==> flow/design.v <==
module unsigned_nonrestoring #(
    parameter int WIDTH = 32
) (
    input logic go,
    input logic[WIDTH-1:0] divisor,
    input logic[WIDTH-1:0] dividend,
    input logic clk, rst,
    output logic done,
    output logic[WIDTH-1:0] quotient,
    output logic[WIDTH-1:0] remainder,
    output logic divide_by_zero
);
typedef enum logic [1:0] {
    WAIT,
    COMPUTE,
    DONE
} state_t;
state_t next_state, state_R;
logic[WIDTH-1:0] Q_R, next_Q, quotient_R, next_quotient, remainder_R, next_remainder;
logic[WIDTH:0] A_R, next_A, B_R, next_B, B_twos_comp_R, next_B_twos_comp;
logic[$clog2(WIDTH):0] Count_R, next_Count;
logic done_R, next_done;
logic divide_by_zero_R, next_divide_by_zero;
assign done = done_R;
assign divide_by_zero = divide_by_zero_R;
assign quotient = quotient_R;
assign remainder = remainder_R;
always_ff @(posedge clk or posedge rst) begin
    if(rst) begin
        state_R <= WAIT;
        Q_R <= '0;
        A_R <= '0;
        B_R <= '0;
        B_twos_comp_R <= '0;
        Count_R <= '0;
        quotient_R <= '0;
        remainder_R <= '0;
        done_R <= 1'b0;
        divide_by_zero_R <= 1'b0;
    end
    else begin
        state_R <= next_state;
        Q_R <= next_Q;
        A_R <= next_A;
        B_R <= next_B;
        B_twos_comp_R <= next_B_twos_comp;
        Count_R <= next_Count;
        quotient_R <= next_quotient;
        remainder_R <= next_remainder;
        done_R <= next_done;
        divide_by_zero_R <= next_divide_by_zero;
    end
end 
logic[WIDTH:0] A_temp;
always_comb begin
    logic[WIDTH:0] one;
    one = 1;
    A_temp = '0;
    next_Q = Q_R;
    next_A = A_R;
    next_B = B_R;
    next_B_twos_comp = B_twos_comp_R;
    next_Count = Count_R;
    next_remainder = remainder_R;
    next_quotient = quotient_R;
    next_state = state_R;
    next_divide_by_zero = divide_by_zero_R;
    next_done = done_R;
    case(state_R)
        WAIT: begin
            if (go) begin
                if(divisor == 0) begin
                    next_state = DONE;
                    next_done = 1'b1;
                    next_divide_by_zero = 1'b1;
                end
                else begin
                    next_A = '0;
                    next_B = {1'b0,divisor};
                    next_B_twos_comp = ~next_B + one;
                    next_Q = dividend;
                    next_Count = WIDTH;
                    next_state = COMPUTE;
                end
            end
        end
        COMPUTE: begin
            if(A_R[WIDTH]) begin
                A_temp = {A_R[WIDTH-1:0], Q_R[WIDTH-1]};
                next_A = A_temp + B_R;
            end else begin
                A_temp = {A_R[WIDTH-1:0], Q_R[WIDTH-1]};
                next_A = A_temp + B_twos_comp_R;
            end
            next_Q = {Q_R[WIDTH-2:0],~next_A[WIDTH]};
            next_Count = Count_R - 1;
            if(next_Count == 0) begin 
                next_state = DONE;
                if(next_A[WIDTH]) next_remainder = next_A[WIDTH-1:0] + B_R;
                else next_remainder = next_A[WIDTH-1:0];
                next_quotient = next_Q[WIDTH-1:0];
                next_done = 1;
            end
        end
        DONE: begin
            next_done = 0;
            next_divide_by_zero = 1'b0;
            next_state = WAIT;
        end
    endcase
end
endmodule
# ---- Reports on unsigned_nonrestoring
# Module unsigned_nonrestoring before and after one edit of its RTL, step after step.
# Lines under "orig" count in the file above, lines under "edited" in the edited file.
# "diff": "edited" minus "orig" as printed here. "rel_change_pct": 100 x difference / "orig".
# Operators carry their Yosys type and port widths (W data, S select, Z words).
# The mark n/a stands for no value.
dict set report setup {
  top_module {unsigned_nonrestoring}
  clock {clk}
  lib {sky130hd}
  corner {tt_025C_1v80}
}

# ---- Edit of the RTL
# The edit as a unified diff against the file above.
# A script made this edit. It was not meant as an optimisation and need not keep what the design does.
# begin of diff
@@ -8,5 +8,5 @@
     output logic done,
     output logic[WIDTH-1:0] quotient,
-    output logic[WIDTH-1:0] remainder,
+    output logic[WIDTH-2:0] remainder,
     output logic divide_by_zero
 );
# end of diff

# ---- After elaboration
# Counts by Yosys on the flattened word-level netlist (proc, flatten, opt, wreduce; memories kept). Register bits leave out memories and registers merged into their read ports (data or address). Print and check cells are left out. Cells with the same type and inputs are merged into one.
# element orig edited diff rel_change_pct
set classes {}
lappend classes {n_logic 3 3 0 0.00}
lappend classes {add_sub_neg 5 5 0 0.00}
lappend classes {n_mux 21 21 0 0.00}
lappend classes {n_reduce_logical 12 12 0 0.00}
lappend classes {eq_ne 6 6 0 0.00}
# op orig edited diff rel_change_pct
set op_table {}
lappend op_table {{$mux W32} 3 2 -1 -33.33}
lappend op_table {{$add A32 B32 Y32} 1 0 -1 -100.00}
lappend op_table {{$add A31 B31 Y31} 0 1 1 n/a}
lappend op_table {{$mux W31} 0 1 1 n/a}
# Unchanged operator kinds not shown: 27.
# element orig edited diff rel_change_pct
set word_totals {}
lappend word_totals {register_bits 204 203 -1 -0.49}
lappend word_totals {input_bits 67 67 0 0.00}
lappend word_totals {out_inout_bits 66 65 -1 -1.52}
lappend word_totals {elab_cells 57 57 0 0.00}

# ---- Depth
# Yosys ltp: most cells in a row. Word level: on the elaborated netlist, between registers, memories and ports. Mapped: between sequential cells and ports; inverters and the memories' decode and read muxes count.
# element orig edited diff rel_change_pct
set depth {}
lappend depth {word_depth 5 5 0 0.00}
lappend depth {abc_area 0 0 n/a n/a}
lappend depth {depth_mapped 25 25 0 0.00}
lappend depth {ltp_nobuf 24 22 -2 -8.33}

# ---- Mapped cells and area
# Yosys stat after the flow's synthesis: flattened, memories mapped to cells. It holds for the ABC_AREA given above (unset counts as 0); a run with the other value may have another netlist.
# cell_type orig edited diff rel_change_pct
set types {}
lappend types {sky130_fd_sc_hd__nand2_1 179 244 65 36.31}
lappend types {sky130_fd_sc_hd__mux2_2 93 62 -31 -33.33}
lappend types {sky130_fd_sc_hd__o21ai_1 26 2 -24 -92.31}
lappend types {sky130_fd_sc_hd__o21ai_0 113 123 10 8.85}
lappend types {sky130_fd_sc_hd__a21o_1 30 40 10 33.33}
lappend types {sky130_fd_sc_hd__a21oi_1 64 73 9 14.06}
lappend types {sky130_fd_sc_hd__xor2_1 39 31 -8 -20.51}
lappend types {sky130_fd_sc_hd__nand3_1 35 28 -7 -20.00}
lappend types {sky130_fd_sc_hd__a211oi_1 5 12 7 140.00}
lappend types {sky130_fd_sc_hd__a22o_1 16 22 6 37.50}
lappend types {sky130_fd_sc_hd__or2_2 1 7 6 600.00}
lappend types {sky130_fd_sc_hd__clkbuf_1 36 41 5 13.89}
lappend types {sky130_fd_sc_hd__and3_1 8 13 5 62.50}
lappend types {sky130_fd_sc_hd__and2_1 2 7 5 250.00}
lappend types {sky130_fd_sc_hd__a211o_1 1 6 5 500.00}
lappend types {sky130_fd_sc_hd__xnor2_1 46 42 -4 -8.70}
lappend types {sky130_fd_sc_hd__nand4_1 4 8 4 100.00}
lappend types {sky130_fd_sc_hd__nand2b_1 11 14 3 27.27}
# Unchanged cell types not shown: 11.
# The list need not be complete.
# element orig edited diff rel_change_pct
set synth_totals {}
lappend synth_totals {mapped_area_mm2 0.0124232 0.0124257 0.0000025 0.02}
lappend synth_totals {mapped_cells 1277 1342 65 5.09}
lappend synth_totals {seqArea_mm2 0.0051061 0.0050811 -0.0000250 -0.49}
lappend synth_totals {ffs 204 203 -1 -0.49}

# ---- Worst setup path after synthesis
# Source: OpenSTA report_checks on the synthesized netlist (no wires, ideal clock, input and output delay 20% of the period each), path of least setup slack; recovery checks are left aside. Register names are those of the netlist, which keeps one name where synthesis merged equal registers.
# element orig edited diff rel_change_pct
set synth_path {}
lappend synth_path {path_type {register -> register} {register -> register} n/a n/a}
lappend synth_path {startpoint {register A_R[32]} {register A_R[32]} n/a n/a}
lappend synth_path {endpoint {register remainder_R[31]} {register remainder_R[30]} n/a n/a}
lappend synth_path {path_stages 25 26 1 4.00}
lappend synth_path {path_slack_ns 0.525 0.800 0.275 n/a}
lappend synth_path {delay_ns 5.475 5.200 -0.275 -5.02}
lappend synth_path {setup_time_ns 0.136 0.082 -0.054 n/a}
lappend synth_path {period_ns 6.0 6.0 0.0 0.00}
lappend synth_path {t_required_ns 5.864 5.918 0.054 0.92}
lappend synth_path {arrival_ns 5.339 5.118 -0.221 -4.14}
lappend synth_path {launch_ns 0.000 0.000 0.000 n/a}
lappend synth_path {period_less_setup_slack_ns 5.475 5.2 -0.275 -5.02}
# "delay_ns" = arrival - input delay + setup time.
# "path_stages": output pins that drive a net of the path, with the launching flip-flop's if there is one; two outputs of one cell count as two.
# "period_less_setup_slack_ns" is the clock period less the worst setup slack; recovery checks do not enter. This is arithmetic on one report: input and output delays are still those of the set period (20% each).
# The rows between start and end are the longest chain of elaborated cells between them; the timing report does not say that the signal goes this way. Where chains are equally long, one stands for them.
# Each line given opens the expression or statement behind the cell; cells for indexed reads and writes are added by Yosys, which also makes memories of some case tables.
dict set report synth_between_orig {
  cell_sequence {sky130_fd_sc_hd__dfrtp_1 -> sky130_fd_sc_hd__clkbuf_1 -> sky130_fd_sc_hd__clkbuf_1 -> sky130_fd_sc_hd__mux2_2 -> sky130_fd_sc_hd__ha_1 -> sky130_fd_sc_hd__a21o_1 -> sky130_fd_sc_hd__a2111oi_2 -> sky130_fd_sc_hd__o21ai_1 -> sky130_fd_sc_hd__o41ai_4 -> sky130_fd_sc_hd__o21ba_2 -> sky130_fd_sc_hd__o21ai_0 -> sky130_fd_sc_hd__a31oi_1 -> sky130_fd_sc_hd__xnor2_1 -> sky130_fd_sc_hd__ha_1 -> sky130_fd_sc_hd__inv_1 -> sky130_fd_sc_hd__nor2_1 -> sky130_fd_sc_hd__a221oi_1 -> sky130_fd_sc_hd__o2111ai_1 -> sky130_fd_sc_hd__a31oi_1 -> sky130_fd_sc_hd__o21bai_1 -> sky130_fd_sc_hd__a2111oi_0 -> sky130_fd_sc_hd__or4_1 -> sky130_fd_sc_hd__nand3_1 -> sky130_fd_sc_hd__xnor2_1 -> sky130_fd_sc_hd__o21ai_0}
  elab_chain_len 4
  cells_between 4
  cone_lines 3
  cone_classes {add/sub: 1; mux: 3}
}
# element line_no
set synth_lines_orig {}
lappend synth_lines_orig {{start, declared} 20} ;# logic[WIDTH:0] A_R, next_A, B_R, next_B, B_twos_comp_R, next_B_twos_comp;
lappend synth_lines_orig {{start, assigned} 32} ;# A_R <= '0;
lappend synth_lines_orig {{start, assigned} 44} ;# A_R <= next_A;
lappend synth_lines_orig {{$mux W33} 88} ;# if(A_R[WIDTH]) begin
lappend synth_lines_orig {{$mux W33} 69} ;# case(state_R)
lappend synth_lines_orig {{$add A32 B32 Y32} 99} ;# if(next_A[WIDTH]) next_remainder = next_A[WIDTH-1:0] + B_R;
lappend synth_lines_orig {{$mux W32} 99}
lappend synth_lines_orig {{end, assigned} 37} ;# remainder_R <= '0;
lappend synth_lines_orig {{end, assigned} 49} ;# remainder_R <= next_remainder;
lappend synth_lines_orig {{end, declared} 19} ;# logic[WIDTH-1:0] Q_R, next_Q, quotient_R, next_quotient, remainder_R, next_remainder;
dict set report synth_between_edited {
  cell_sequence {sky130_fd_sc_hd__dfrtp_1 -> sky130_fd_sc_hd__clkbuf_1 -> sky130_fd_sc_hd__clkbuf_1 -> sky130_fd_sc_hd__mux2i_1 -> sky130_fd_sc_hd__inv_1 -> sky130_fd_sc_hd__ha_1 -> sky130_fd_sc_hd__a211oi_1 -> sky130_fd_sc_hd__o21bai_1 -> sky130_fd_sc_hd__and3_1 -> sky130_fd_sc_hd__o211a_1 -> sky130_fd_sc_hd__o21ai_0 -> sky130_fd_sc_hd__nand2b_1 -> sky130_fd_sc_hd__a21oi_1 -> sky130_fd_sc_hd__xnor2_1 -> sky130_fd_sc_hd__ha_1 -> sky130_fd_sc_hd__clkbuf_1 -> sky130_fd_sc_hd__nand4_1 -> sky130_fd_sc_hd__o21bai_1 -> sky130_fd_sc_hd__o41a_1 -> sky130_fd_sc_hd__a221o_1 -> sky130_fd_sc_hd__a21o_1 -> sky130_fd_sc_hd__a21oi_1 -> sky130_fd_sc_hd__a31oi_1 -> sky130_fd_sc_hd__xnor2_1 -> sky130_fd_sc_hd__or3_1 -> sky130_fd_sc_hd__a31oi_1}
  elab_chain_len 4
  cells_between 4
  cone_lines 3
  cone_classes {add/sub: 1; mux: 3}
}
# element line_no
set synth_lines_edited {}
lappend synth_lines_edited {{start, declared} 20} ;# logic[WIDTH:0] A_R, next_A, B_R, next_B, B_twos_comp_R, next_B_twos_comp;
lappend synth_lines_edited {{start, assigned} 32} ;# A_R <= '0;
lappend synth_lines_edited {{start, assigned} 44} ;# A_R <= next_A;
lappend synth_lines_edited {{$mux W33} 88} ;# if(A_R[WIDTH]) begin
lappend synth_lines_edited {{$mux W33} 69} ;# case(state_R)
lappend synth_lines_edited {{$add A31 B31 Y31} 99} ;# if(next_A[WIDTH]) next_remainder = next_A[WIDTH-1:0] + B_R;
lappend synth_lines_edited {{$mux W31} 99}
lappend synth_lines_edited {{end, assigned} 37} ;# remainder_R <= '0;
lappend synth_lines_edited {{end, assigned} 49} ;# remainder_R <= next_remainder;
lappend synth_lines_edited {{end, declared} 19} ;# logic[WIDTH-1:0] Q_R, next_Q, quotient_R, next_quotient, remainder_R, next_remainder;

# ---- Path in the finished layout
# From the final timing report of each run of pair A: the path of least setup slack in the routed layout; clock arrival at registers is part of the times.
# element orig edited diff rel_change_pct
set layout_path {}
lappend layout_path {path_type {register -> register} {register -> register} n/a n/a}
lappend layout_path {startpoint {register A_R[32]} {register A_R[32]} n/a n/a}
lappend layout_path {endpoint {register remainder_R[31]} {register remainder_R[30]} n/a n/a}
lappend layout_path {period_ns 6.0 6.0 0.0 0.00}
lappend layout_path {setup_time_ns 0.15 0.07 -0.08 n/a}
lappend layout_path {arrival_ns 5.95 5.90 -0.05 -0.84}
lappend layout_path {t_required_ns 6.39 6.44 0.05 0.78}
lappend layout_path {path_stages 24 24 0 0.00}
lappend layout_path {path_slack_ns 0.44 0.54 0.10 n/a}
lappend layout_path {launch_ns 0.54 0.52 -0.02 -3.70}
# The rows between start and end are the longest chain of elaborated cells between them; the timing report does not say that the signal goes this way. Where chains are equally long, one stands for them.
dict set report layout_between_orig {
  cell_sequence {sky130_fd_sc_hd__dfrtp_2 -> sky130_fd_sc_hd__mux2_2 -> sky130_fd_sc_hd__ha_1 -> sky130_fd_sc_hd__o211ai_2 -> sky130_fd_sc_hd__a21oi_2 -> sky130_fd_sc_hd__a2111oi_2 -> sky130_fd_sc_hd__o21ai_1 -> sky130_fd_sc_hd__o41ai_4 -> sky130_fd_sc_hd__o21ba_2 -> sky130_fd_sc_hd__o21ai_1 -> sky130_fd_sc_hd__a31oi_1 -> sky130_fd_sc_hd__xnor2_1 -> sky130_fd_sc_hd__ha_1 -> sky130_fd_sc_hd__inv_1 -> sky130_fd_sc_hd__nor2_1 -> sky130_fd_sc_hd__a221oi_1 -> sky130_fd_sc_hd__o2111ai_1 -> sky130_fd_sc_hd__a31oi_1 -> sky130_fd_sc_hd__o21bai_2 -> sky130_fd_sc_hd__a2111oi_2 -> sky130_fd_sc_hd__or4_1 -> sky130_fd_sc_hd__nand3_1 -> sky130_fd_sc_hd__xnor2_1 -> sky130_fd_sc_hd__o21ai_0}
  elab_chain_len 4
  cells_between 4
  cone_lines 3
  cone_classes {add/sub: 1; mux: 3}
}
# element line_no
set layout_lines_orig {}
lappend layout_lines_orig {{start, declared} 20} ;# logic[WIDTH:0] A_R, next_A, B_R, next_B, B_twos_comp_R, next_B_twos_comp;
lappend layout_lines_orig {{start, assigned} 32} ;# A_R <= '0;
lappend layout_lines_orig {{start, assigned} 44} ;# A_R <= next_A;
lappend layout_lines_orig {{$mux W33} 88} ;# if(A_R[WIDTH]) begin
lappend layout_lines_orig {{$mux W33} 69} ;# case(state_R)
lappend layout_lines_orig {{$add A32 B32 Y32} 99} ;# if(next_A[WIDTH]) next_remainder = next_A[WIDTH-1:0] + B_R;
lappend layout_lines_orig {{$mux W32} 99}
lappend layout_lines_orig {{end, assigned} 37} ;# remainder_R <= '0;
lappend layout_lines_orig {{end, assigned} 49} ;# remainder_R <= next_remainder;
lappend layout_lines_orig {{end, declared} 19} ;# logic[WIDTH-1:0] Q_R, next_Q, quotient_R, next_quotient, remainder_R, next_remainder;
dict set report layout_between_edited {
  cell_sequence {sky130_fd_sc_hd__dfrtp_2 -> sky130_fd_sc_hd__mux2i_1 -> sky130_fd_sc_hd__inv_1 -> sky130_fd_sc_hd__ha_1 -> sky130_fd_sc_hd__a211oi_1 -> sky130_fd_sc_hd__o21bai_1 -> sky130_fd_sc_hd__nand3_1 -> sky130_fd_sc_hd__a21oi_1 -> sky130_fd_sc_hd__o21a_1 -> sky130_fd_sc_hd__o21ai_0 -> sky130_fd_sc_hd__nand2_1 -> sky130_fd_sc_hd__o311ai_0 -> sky130_fd_sc_hd__buf_4 -> sky130_fd_sc_hd__ha_1 -> sky130_fd_sc_hd__a21oi_1 -> sky130_fd_sc_hd__o21bai_1 -> sky130_fd_sc_hd__o41a_1 -> sky130_fd_sc_hd__a221o_1 -> sky130_fd_sc_hd__a21o_1 -> sky130_fd_sc_hd__a21oi_1 -> sky130_fd_sc_hd__a31oi_1 -> sky130_fd_sc_hd__xnor2_1 -> sky130_fd_sc_hd__or3_1 -> sky130_fd_sc_hd__a31oi_1}
  elab_chain_len 4
  cells_between 4
  cone_lines 3
  cone_classes {add/sub: 1; mux: 3}
}
# element line_no
set layout_lines_edited {}
lappend layout_lines_edited {{start, declared} 20} ;# logic[WIDTH:0] A_R, next_A, B_R, next_B, B_twos_comp_R, next_B_twos_comp;
lappend layout_lines_edited {{start, assigned} 32} ;# A_R <= '0;
lappend layout_lines_edited {{start, assigned} 44} ;# A_R <= next_A;
lappend layout_lines_edited {{$mux W33} 88} ;# if(A_R[WIDTH]) begin
lappend layout_lines_edited {{$mux W33} 69} ;# case(state_R)
lappend layout_lines_edited {{$add A31 B31 Y31} 99} ;# if(next_A[WIDTH]) next_remainder = next_A[WIDTH-1:0] + B_R;
lappend layout_lines_edited {{$mux W31} 99}
lappend layout_lines_edited {{end, assigned} 37} ;# remainder_R <= '0;
lappend layout_lines_edited {{end, assigned} 49} ;# remainder_R <= next_remainder;
lappend layout_lines_edited {{end, declared} 19} ;# logic[WIDTH-1:0] Q_R, next_Q, quotient_R, next_quotient, remainder_R, next_remainder;

# ---- Measured runs
# Runs of the flow (Yosys, OpenROAD) on both versions; the two runs of a pair have the same settings. The constraints put input and output delay at 20% of the set period each and load the outputs with 0.01 pF.
dict set report flow_settings_pair_A {
  CORE_UTILIZATION 40
  period_ns 6.0
  CAP_MARGIN 20
  CORE_MARGIN 2
  SLEW_MARGIN 20
}
# element orig edited diff rel_change_pct
set results_pair_A {}
lappend results_pair_A {final_setup_ws_ns 0.439 0.536 0.097 n/a}
lappend results_pair_A {tns_ns 0.000 0.000 0.000 n/a}
lappend results_pair_A {clock_period_reached_ns 5.561 5.464 -0.097 -1.74}
lappend results_pair_A {yosys_chip_area_mm2 0.0124232 0.0124257 0.0000025 0.02}
lappend results_pair_A {final_cell_area_mm2 0.0150945 0.0150982 0.0000037 0.02}
lappend results_pair_A {die_mm2 0.0324829 0.0324901 0.0000072 0.02}
lappend results_pair_A {timing.hold.ws_ns 0.468 0.468 0.000 n/a}
dict set report flow_settings_pair_B {
  CELL_PAD_IN_SITES_DETAIL_PLACEMENT 1
  CELL_PAD_IN_SITES_GLOBAL_PLACEMENT 0
  CORE_ASPECT_RATIO 0.67
  CORE_MARGIN 8
  CORE_UTILIZATION 28
  CTS_CLUSTER_DIAMETER 59
  PLACE_DENSITY_LB_ADDON 0.04
  TNS_END_PERCENT 45
  period_ns 9.0
  CAP_MARGIN 20
  SLEW_MARGIN 20
}
# element orig edited diff rel_change_pct
set results_pair_B {}
lappend results_pair_B {final_setup_ws_ns 2.659 2.124 -0.535 n/a}
lappend results_pair_B {tns_ns 0.000 0.000 0.000 n/a}
lappend results_pair_B {clock_period_reached_ns 6.341 6.876 0.535 8.44}
lappend results_pair_B {yosys_chip_area_mm2 0.0124232 0.0124257 0.0000025 0.02}
lappend results_pair_B {final_cell_area_mm2 0.0152984 0.0153134 0.0000150 0.10}
lappend results_pair_B {die_mm2 0.0515004 0.0515092 0.0000088 0.02}
lappend results_pair_B {timing.hold.ws_ns 0.463 0.464 0.001 n/a}
# By "clock_period_reached_ns" is meant the clock period of the run minus its worst setup slack. This is arithmetic on one report: input and output delays are still those of the set period (20% each).
